==> flow/design.v <==
module uart_tx #(
    parameter BAUD_DIV = 434
) (
    input logic clk,
    input logic rst_n,
    input logic tx_start,
    input logic [7:0] data_in,
    output logic tx_busy,
    output logic tx
);
    logic [9:0] tx_shift;   
    logic [3:0] bit_count;
    logic [11:0] baud_counter;
    logic tx_active;
    always_ff @(posedge clk or negedge rst_n) begin
        if (!rst_n) begin
            tx_active <= 0;
            baud_counter <= 0;
            tx_busy <= 0;
            tx <= 1;   
        end else begin
            if (tx_start && !tx_active) begin
                tx_active <= 1;
                tx_shift <= {1'b1, data_in, 1'b0};   
                baud_counter <= BAUD_DIV;
                bit_count <= 0;
                tx_busy <= 1;
            end else if (tx_active) begin
                if (baud_counter == 0) begin
                    baud_counter <= BAUD_DIV;
                    tx <= tx_shift[0];   
                    tx_shift <= {1'b1, tx_shift[9:1]};   
                    bit_count <= bit_count + 1;
                    if (bit_count == 9) begin   
                        tx_active <= 0;
                        tx_busy <= 0;
                    end
                end else begin
                    baud_counter <= baud_counter - 1;
                end
            end
        end
    end
endmodule
module uart_rx #(
    parameter BAUD_DIV = 434   
) (
    input logic clk,
    input logic rst_n,
    input logic rx,
    output logic [7:0] data_out,
    output logic data_valid,
	 	output logic [7:0] leds
);
    logic [11:0] baud_counter;
    logic [3:0] bit_count;
    logic [7:0] rx_shift;
    logic rx_active;
    always_ff @(posedge clk or negedge rst_n) begin
        if (!rst_n) begin
            baud_counter <= 0;
            bit_count <= 0;
            rx_active <= 0;
            data_valid <= 0;
            rx_shift <= 8'b0;   
        end else begin
            if (!rx_active && !rx) begin
                rx_active <= 1;
                baud_counter <= BAUD_DIV / 2;
                bit_count <= 0;
                rx_shift <= 8'b0;   
            end else if (rx_active) begin
                if (baud_counter == 0) begin
                    baud_counter <= BAUD_DIV;
                    if (bit_count < 9) begin
                        rx_shift <= {rx, rx_shift[7:1]};   
                        bit_count <= bit_count + 1;
                    end else begin
                        rx_active <= 0;
                        data_out <= rx_shift;  
								leds <= rx_shift;
                        data_valid <= 1;
                    end
                end else begin
                    baud_counter <= baud_counter - 1;
                end
            end else begin
                data_valid <= 0;
            end
        end
    end
endmodule
module uart_edge_detection (
    input logic clk,           
    input logic rst_n,         
    input logic uart_rx,       
    output logic uart_tx,      
    output logic led_rx,       
    output logic led_tx,       
    output logic data_ready    
);
    parameter CLOCK_FREQ = 50000000;    
    parameter BAUD_RATE  = 115200;
    parameter BAUD_DIV   = CLOCK_FREQ / BAUD_RATE;
    parameter THRESHOLD  = 4;           
    logic [7:0] rx_data;
    logic rx_done;
    logic [7:0] processed_data;
    logic tx_start;
    logic tx_busy;
    logic [7:0] image_data [0:63];     
    logic [7:0] conv_result [0:35];    
    logic [5:0] rx_counter;            
    logic [5:0] tx_counter;            
    typedef enum logic [1:0] {IDLE, RECEIVE, PROCESS, SEND} state_t;
    state_t state, next_state;
    uart_rx #(
        .BAUD_DIV(BAUD_DIV)
    ) uart_receiver (
        .clk(clk),
        .rst_n(rst_n),
        .rx(uart_rx),
        .data_out(rx_data),
        .data_valid(rx_done)
    );
    uart_tx #(
        .BAUD_DIV(BAUD_DIV)
    ) uart_transmitter (
        .clk(clk),
        .rst_n(rst_n),
        .tx_start(tx_start),
        .data_in(processed_data),
        .tx_busy(tx_busy),
        .tx(uart_tx)
    );
    always_ff @(posedge clk or negedge rst_n) begin
        if (!rst_n)
            state <= IDLE;
        else
            state <= next_state;
    end
    always_comb begin
        case (state)
            IDLE:      next_state = (rx_done) ? RECEIVE : IDLE;
            RECEIVE:   next_state = (rx_counter == 6'd63 && rx_done) ? PROCESS : RECEIVE;
            PROCESS:   next_state = SEND;
            SEND:      next_state = (tx_counter == 6'd36 && !tx_busy) ? IDLE : SEND;
            default:   next_state = IDLE;
        endcase
    end
    always_ff @(posedge clk or negedge rst_n) begin
        if (!rst_n) begin
            rx_counter <= 6'd0;
        end else if ((state == IDLE || state == RECEIVE) && rx_done) begin
            image_data[rx_counter] <= rx_data;
            rx_counter <= rx_counter + 1;
        end else if (state == IDLE) begin
            rx_counter <= 6'd0;
        end
    end
    integer i, j, k, l;
    reg [3:0] sum;
    always_ff @(posedge clk or negedge rst_n) begin
        if (!rst_n) begin
            for (i = 0; i < 36; i = i + 1)
                conv_result[i] <= 8'd0;
        end else if (state == PROCESS) begin
            for (i = 0; i < 6; i = i + 1) begin
                for (j = 0; j < 6; j = j + 1) begin
                    sum = 0;
                    for (k = 0; k < 3; k = k + 1) begin
                        for (l = 0; l < 3; l = l + 1) begin
                            sum = sum + image_data[(i + k) * 8 + (j + l)][0];
                        end
                    end
                    conv_result[i * 6 + j] <= (sum >= THRESHOLD) ? 8'b1 : 8'b0;
                end
            end
        end
    end
    always_ff @(posedge clk or negedge rst_n) begin
        if (!rst_n) begin
            tx_counter <= 6'd0;
            tx_start <= 1'b0;
            processed_data <= 8'd0;
        end else if (state == SEND) begin
            if (!tx_busy && !tx_start) begin
                tx_start <= 1'b1;
                processed_data <= conv_result[tx_counter];
                tx_counter <= tx_counter + 1;
            end else if (tx_start && tx_busy) begin
                tx_start <= 1'b0;
            end
        end else begin
            tx_counter <= 6'd0;
            tx_start <= 1'b0;
        end
    end
    always_ff @(posedge clk or negedge rst_n) begin
        if (!rst_n) begin
            led_rx <= 1'b0;
            led_tx <= 1'b0;
            data_ready <= 1'b0;
        end else begin
            led_rx <= (state == RECEIVE) ? rx_done : 1'b0;
            led_tx <= (state == SEND) ? ~tx_busy : 1'b0;
            data_ready <= (state == SEND);  
        end
    end
endmodule
[Reports on uart_edge_detection]
What the tools print for uart_edge_detection, step after step.
Line numbers count from 1 in the design file above.
Operators: Yosys type, input widths -> output width; for muxes data width and select width s.
Library cell names are shortened.
The mark - stands for no value.
Design
  top module: uart_edge_detection
  clock input: clk
  cell library: sky130hd
  timing corner: tt_025C_1v80

[Word level]
Source: Yosys, flattened and elaborated. Widths are those after wreduce. Registers that Yosys merges into a memory's read port (data or address) are not register bits. Print and check cells do not count. Equal cells are merged and count once.
Cells by class
  reduce/logical cells: 96
  add/sub/neg operators: 294
  $lt $le $gt $ge: 37
  equal/unequal tests: 107
  muxes and demuxes: 84
  bitwise gates (word level): 4
Operators by type and width (count)
  $add 4x1->4: 180
  $pmux 8 s36: 1
  $eq 6x6->1 const B: 37
  $reduce_and 3->1: 69
  $eq 6x5->1 const B: 32
  $add 3x1->4: 36
  $ge 4x3->1 const B: 36
  $add 2x1->3: 36
  $eq 6x4->1 const B: 16
  $add 1x1->2: 36
  $mux 12: 6
  $mux 1: 57
  $eq 6x3->1 const B: 8
  $mux 8: 4
  $sub 12x1->12 const B: 2
  $logic_not 12->1: 2
  $eq 6x2->1 const B: 4
  $mux 6: 4
  $mux 4: 6
  $mux 10: 2
  $reduce_bool 2->1: 7
  $add 6x1->6 const B: 2
  $eq 6x1->1 const B: 2
  $logic_not 6->1: 2
  $mux 9: 1
  $add 4x1->4 const B: 2
  $pmux 2 s4: 1
  $logic_and 1x1->1: 7
Not listed: further kinds 13, cells in them 24.
Bit counts
  input bits: 3
  flip-flop bits (word level): 434
  word-level cells: 743
  output and inout port bits: 4

[Longest topological paths]
Yosys ltp: most cells in a row. Word level: on the elaborated netlist, between registers, memories and ports. Mapped: between sequential cells and ports; inverters and the memories' decode and read muxes count.
Logic depth
  depth in word-level cells: 10
  ABC_AREA: 0
  depth in mapped cells: 9
  gate-level depth less buffers: 9

[Synthesis result]
Source: synth_stat.txt of the flow (Yosys; design flattened, memories mapped). It holds for the ABC_AREA given above (unset counts as 0); a run with the other value may have another netlist.
Cell types
  dfrtp_1: count 96, total area 2.4E+03 µm²
  edfxtp_1: count 78, total area 2.34E+03 µm²
  fa_1: count 108, total area 2.16E+03 µm²
  ha_1: count 124, total area 1.55E+03 µm²
  inv_1: count 227, total area 852.067 µm²
  nor2_1: count 140, total area 525.504 µm²
  a21o_1: count 40, total area 300.288 µm²
  a211oi_1: count 39, total area 292.781 µm²
  a21oi_1: count 53, total area 265.254 µm²
  nand2_1: count 70, total area 262.752 µm²
  o21ai_0: count 28, total area 140.134 µm²
  clkbuf_1: count 26, total area 97.594 µm²
  xnor2_1: count 11, total area 96.342 µm²
  and2_1: count 14, total area 87.584 µm²
  nor2b_1: count 13, total area 81.328 µm²
  a22o_1: count 9, total area 78.826 µm²
  nor3_1: count 15, total area 75.072 µm²
  xor2_1: count 7, total area 61.309 µm²
Not listed: further types 52, cells in them 122.
Mapped netlist
  cell area after synthesis: 12634.6 µm²
  sequential area: 4797.1 µm²
  cells in the netlist: 1220
  flip-flop cells: 176
  buffer cells: 36
By module: a second synthesis without flattening, with its own total; a netlist apart from the flattened one above.
Second synthesis, totals
  cell total of the unflattened synthesis: 1223
  area (unflattened synthesis): 12972.4 µm²
Each row is one instance without its submodules.
By module
  uart_edge_detection: cells 956, sequential area 3349.5 µm², instances 1, area 9962.1 µm²
  uart_rx (BAUD_DIV=434): cells 153, sequential area 890.9 µm², instances 1, area 1670.4 µm²
  uart_tx (BAUD_DIV=434): cells 114, sequential area 767.0 µm², instances 1, area 1340.0 µm²

[Worst setup path after synthesis]
OpenSTA on the mapped netlist: ideal clock, no wires. The path of least setup slack (recovery checks aside). Input and output delay are each 20% of the period. Register names are those of the netlist, which keeps one name where synthesis merged equal registers.
Path after synthesis
  path kind: input to register
  start point: in uart_rx
  end point: reg uart_receiver.rx_shift[7]
  required time: 19.875 ns
  time at the first pin: 4.000 ns
  stages: 3
  clock period: 20.0 ns
  library setup time: 0.125 ns
  setup slack: 15.152 ns
  path delay: 0.848 ns
  external input delay: 4.000 ns
  buffers on the path: 0
  data arrival time: 4.723 ns
  synthesis period reached: 4.848 ns
"path delay" is the arrival time less input delay plus setup time.
"stages": output pins that drive a net of the path, with the launching flip-flop's if there is one; two outputs of one cell count as two.
"synthesis period reached" = period - worst setup slack (recovery checks aside). The figure is calculated, with input and output delays left at 20% of the set period.
The rows between start and end are the longest chain of elaborated cells between them; the timing report does not say that the signal goes this way. Where chains are equally long, one stands for them.
A line is the first line of the expression or statement that the cell stems from. Yosys adds cells for indexed reads and writes and turns some case tables into memories.
A register here has more assigning lines than the two given.
On the way, after synthesis
  cells stage by stage: nand2b_1 and3_4 mux2_2
  length of the longest elaborated chain: 4
  elaborated cells on any way between the ends: 10
  RTL lines with such cells: 4
  classes of those cells: 4 x mux; 6 x reduce/logical
RTL lines, path after synthesis
  start: declaration: line 96  | input logic uart_rx,
  $mux 8: line 75  | if (bit_count < 9) begin
  $mux 8: line 73  | if (baud_counter == 0) begin
  $mux 8: line 72  | end else if (rx_active) begin
  $mux 8: line 67  | if (!rx_active && !rx) begin
  end: assignment: line 65  | rx_shift <= 8'b0;
  end: assignment: line 76  | rx_shift <= {rx, rx_shift[7:1]};
  end: declaration: line 57  | logic [7:0] rx_shift;

[Worst path after layout]
Path of least setup slack in the final report of flow run 1 (OpenROAD, finished layout, wires in). Where an end is a register, its clock arrival counts in the times.
Path post-layout
  path kind: register to register
  start point: reg image_data[25]
  end point: reg conv_result[18][0]
  time at the first pin: 0.45 ns
  required time: 4.76 ns
  buffers on the path: 1
  library setup time: 0.15 ns
  setup slack: 0.86 ns
  clock period: 4.46 ns
  stages: 11
  data arrival time: 3.90 ns
The rows between start and end are the longest chain of elaborated cells between them; the timing report does not say that the signal goes this way. Where chains are equally long, one stands for them.
On the way, post-layout
  cells stage by stage: edfxtp_1 inv_1 fa_1 fa_1 fa_1 inv_1 ha_1 a21o_1 a211oi_1 buf_4 a21oi_1
  length of the longest elaborated chain: 10
  elaborated cells on any way between the ends: 10
  RTL lines with such cells: 2
  classes of those cells: 8 x add/sub; 1 x compare; 1 x mux
RTL lines, path post-layout
  start: assignment: line 155  | image_data[rx_counter] <= rx_data;
  $add 1x1->2: line 173  | sum = sum + image_data[(i + k) * 8 + (j + l)][0];
  $add 2x1->3: line 173
  $add 3x1->4: line 173
  $add 4x1->4 (5 in a row): line 173
  $ge 4x3->1: line 176  | conv_result[i * 6 + j] <= (sum >= THRESHOLD) ? 8'b1 : 8'b0;
  $mux 1: line 176
  end: assignment: line 166  | conv_result[i] <= 8'd0;
  end: assignment: line 176
  end: declaration: line 112  | logic [7:0] conv_result [0:35];

Wiki page: uart_edge_detection / flow data

Top module uart_edge_detection; platform sky130hd; tools Yosys and OpenROAD; 5 stored runs in no particular order. Input and output delays are each 20% of the period that was set; the output load is 0.01 pF.
By "worst setup path time (ns)" is meant the share of the clock period that the worst setup path is allowed (20% is reserved at inputs, 20% at outputs), minus its slack. Clock arrival times at its registers enter into it.
"finish__power__total": no workload was simulated; the value follows from the tool's default switching activity.

settings of flow run 1
{
  "ABC_AREA": 0,
  "CAP_MARGIN": 30,
  "CELL_PAD_IN_SITES_GLOBAL_PLACEMENT": 3,
  "CORE_MARGIN": 8,
  "CORE_UTILIZATION": 35,
  "CTS_CLUSTER_SIZE": 55,
  "GPL_ROUTABILITY_DRIVEN": 0,
  "MIN_ROUTING_LAYER": "met2",
  "PLACE_DENSITY": 0.47,
  "SETUP_SLACK_MARGIN": -0.17,
  "SLEW_MARGIN": 0,
  "period_ns": 4.46
}
report of flow run 1
yosys chip area after synthesis (um^2): 12634.6
finish__design__die__area: 42433.9
finish__design__instance__area__stdcell: 13769.5
finish__timing__setup__ws: 0.860
finish__timing__setup__tns: 0.000
finish__power__total: 3.552e-03
worst setup path time (ns): 3.60
worst setup path kind: register to register

settings of flow run 2
{
  "CORE_UTILIZATION": 31,
  "period_ns": 5.74,
  "CAP_MARGIN": 20,
  "CORE_MARGIN": 2,
  "SLEW_MARGIN": 20
}
report of flow run 2
yosys chip area after synthesis (um^2): 12634.6
finish__design__die__area: 42388.6
finish__design__instance__area__stdcell: 13822.0
finish__timing__setup__ws: 2.279
finish__timing__setup__tns: 0.000
finish__power__total: 2.727e-03
worst setup path time (ns): 3.46
worst setup path kind: register to register

settings of flow run 3
{
  "ABC_AREA": 1,
  "CAP_MARGIN": 35,
  "CELL_PAD_IN_SITES_DETAIL_PLACEMENT": 2,
  "CELL_PAD_IN_SITES_GLOBAL_PLACEMENT": 0,
  "CORE_MARGIN": 7,
  "CORE_UTILIZATION": 22,
  "CTS_CLUSTER_DIAMETER": 240,
  "CTS_CLUSTER_SIZE": 46,
  "HOLD_SLACK_MARGIN": 0.13,
  "MAX_ROUTING_LAYER": "met4",
  "MIN_ROUTING_LAYER": "met1",
  "PLACE_DENSITY": 0.89,
  "SETUP_SLACK_MARGIN": 0.75,
  "TNS_END_PERCENT": 30,
  "period_ns": 7.76,
  "SLEW_MARGIN": 20
}
report of flow run 3
yosys chip area after synthesis (um^2): 12724.7
finish__design__die__area: 64770.2
finish__design__instance__area__stdcell: 14233.7
finish__timing__setup__ws: 3.604
finish__timing__setup__tns: 0.000
finish__power__total: 1.869e-03
worst setup path time (ns): 4.16
worst setup path kind: register to register

settings of flow run 4
{
  "ABC_AREA": 1,
  "CELL_PAD_IN_SITES_GLOBAL_PLACEMENT": 2,
  "CORE_UTILIZATION": 67,
  "CTS_CLUSTER_DIAMETER": 224,
  "CTS_CLUSTER_SIZE": 87,
  "GPL_TIMING_DRIVEN": 1,
  "MAX_ROUTING_LAYER": "met4",
  "MIN_ROUTING_LAYER": "met2",
  "PLACE_DENSITY_LB_ADDON": 0.14,
  "SETUP_SLACK_MARGIN": -0.03,
  "SLEW_MARGIN": 0,
  "TNS_END_PERCENT": 15,
  "period_ns": 20.0,
  "CAP_MARGIN": 20,
  "CORE_MARGIN": 2
}
report of flow run 4: did not finish, place, FLW-0024

settings of flow run 5
{
  "ABC_AREA": 1,
  "CAP_MARGIN": 35,
  "CELL_PAD_IN_SITES_DETAIL_PLACEMENT": 1,
  "CELL_PAD_IN_SITES_GLOBAL_PLACEMENT": 0,
  "CORE_MARGIN": 7,
  "CORE_UTILIZATION": 21,
  "CTS_CLUSTER_DIAMETER": 240,
  "HOLD_SLACK_MARGIN": 0.11,
  "PLACE_DENSITY": 0.89,
  "SETUP_SLACK_MARGIN": 0.75,
  "TNS_END_PERCENT": 20,
  "period_ns": 7.47,
  "SLEW_MARGIN": 20
}
report of flow run 5
yosys chip area after synthesis (um^2): 12724.7
finish__design__die__area: 67683.2
finish__design__instance__area__stdcell: 14283.7
finish__timing__setup__ws: 3.812
finish__timing__setup__tns: 0.000
finish__power__total: 1.925e-03
worst setup path time (ns): 3.66
worst setup path kind: register to register
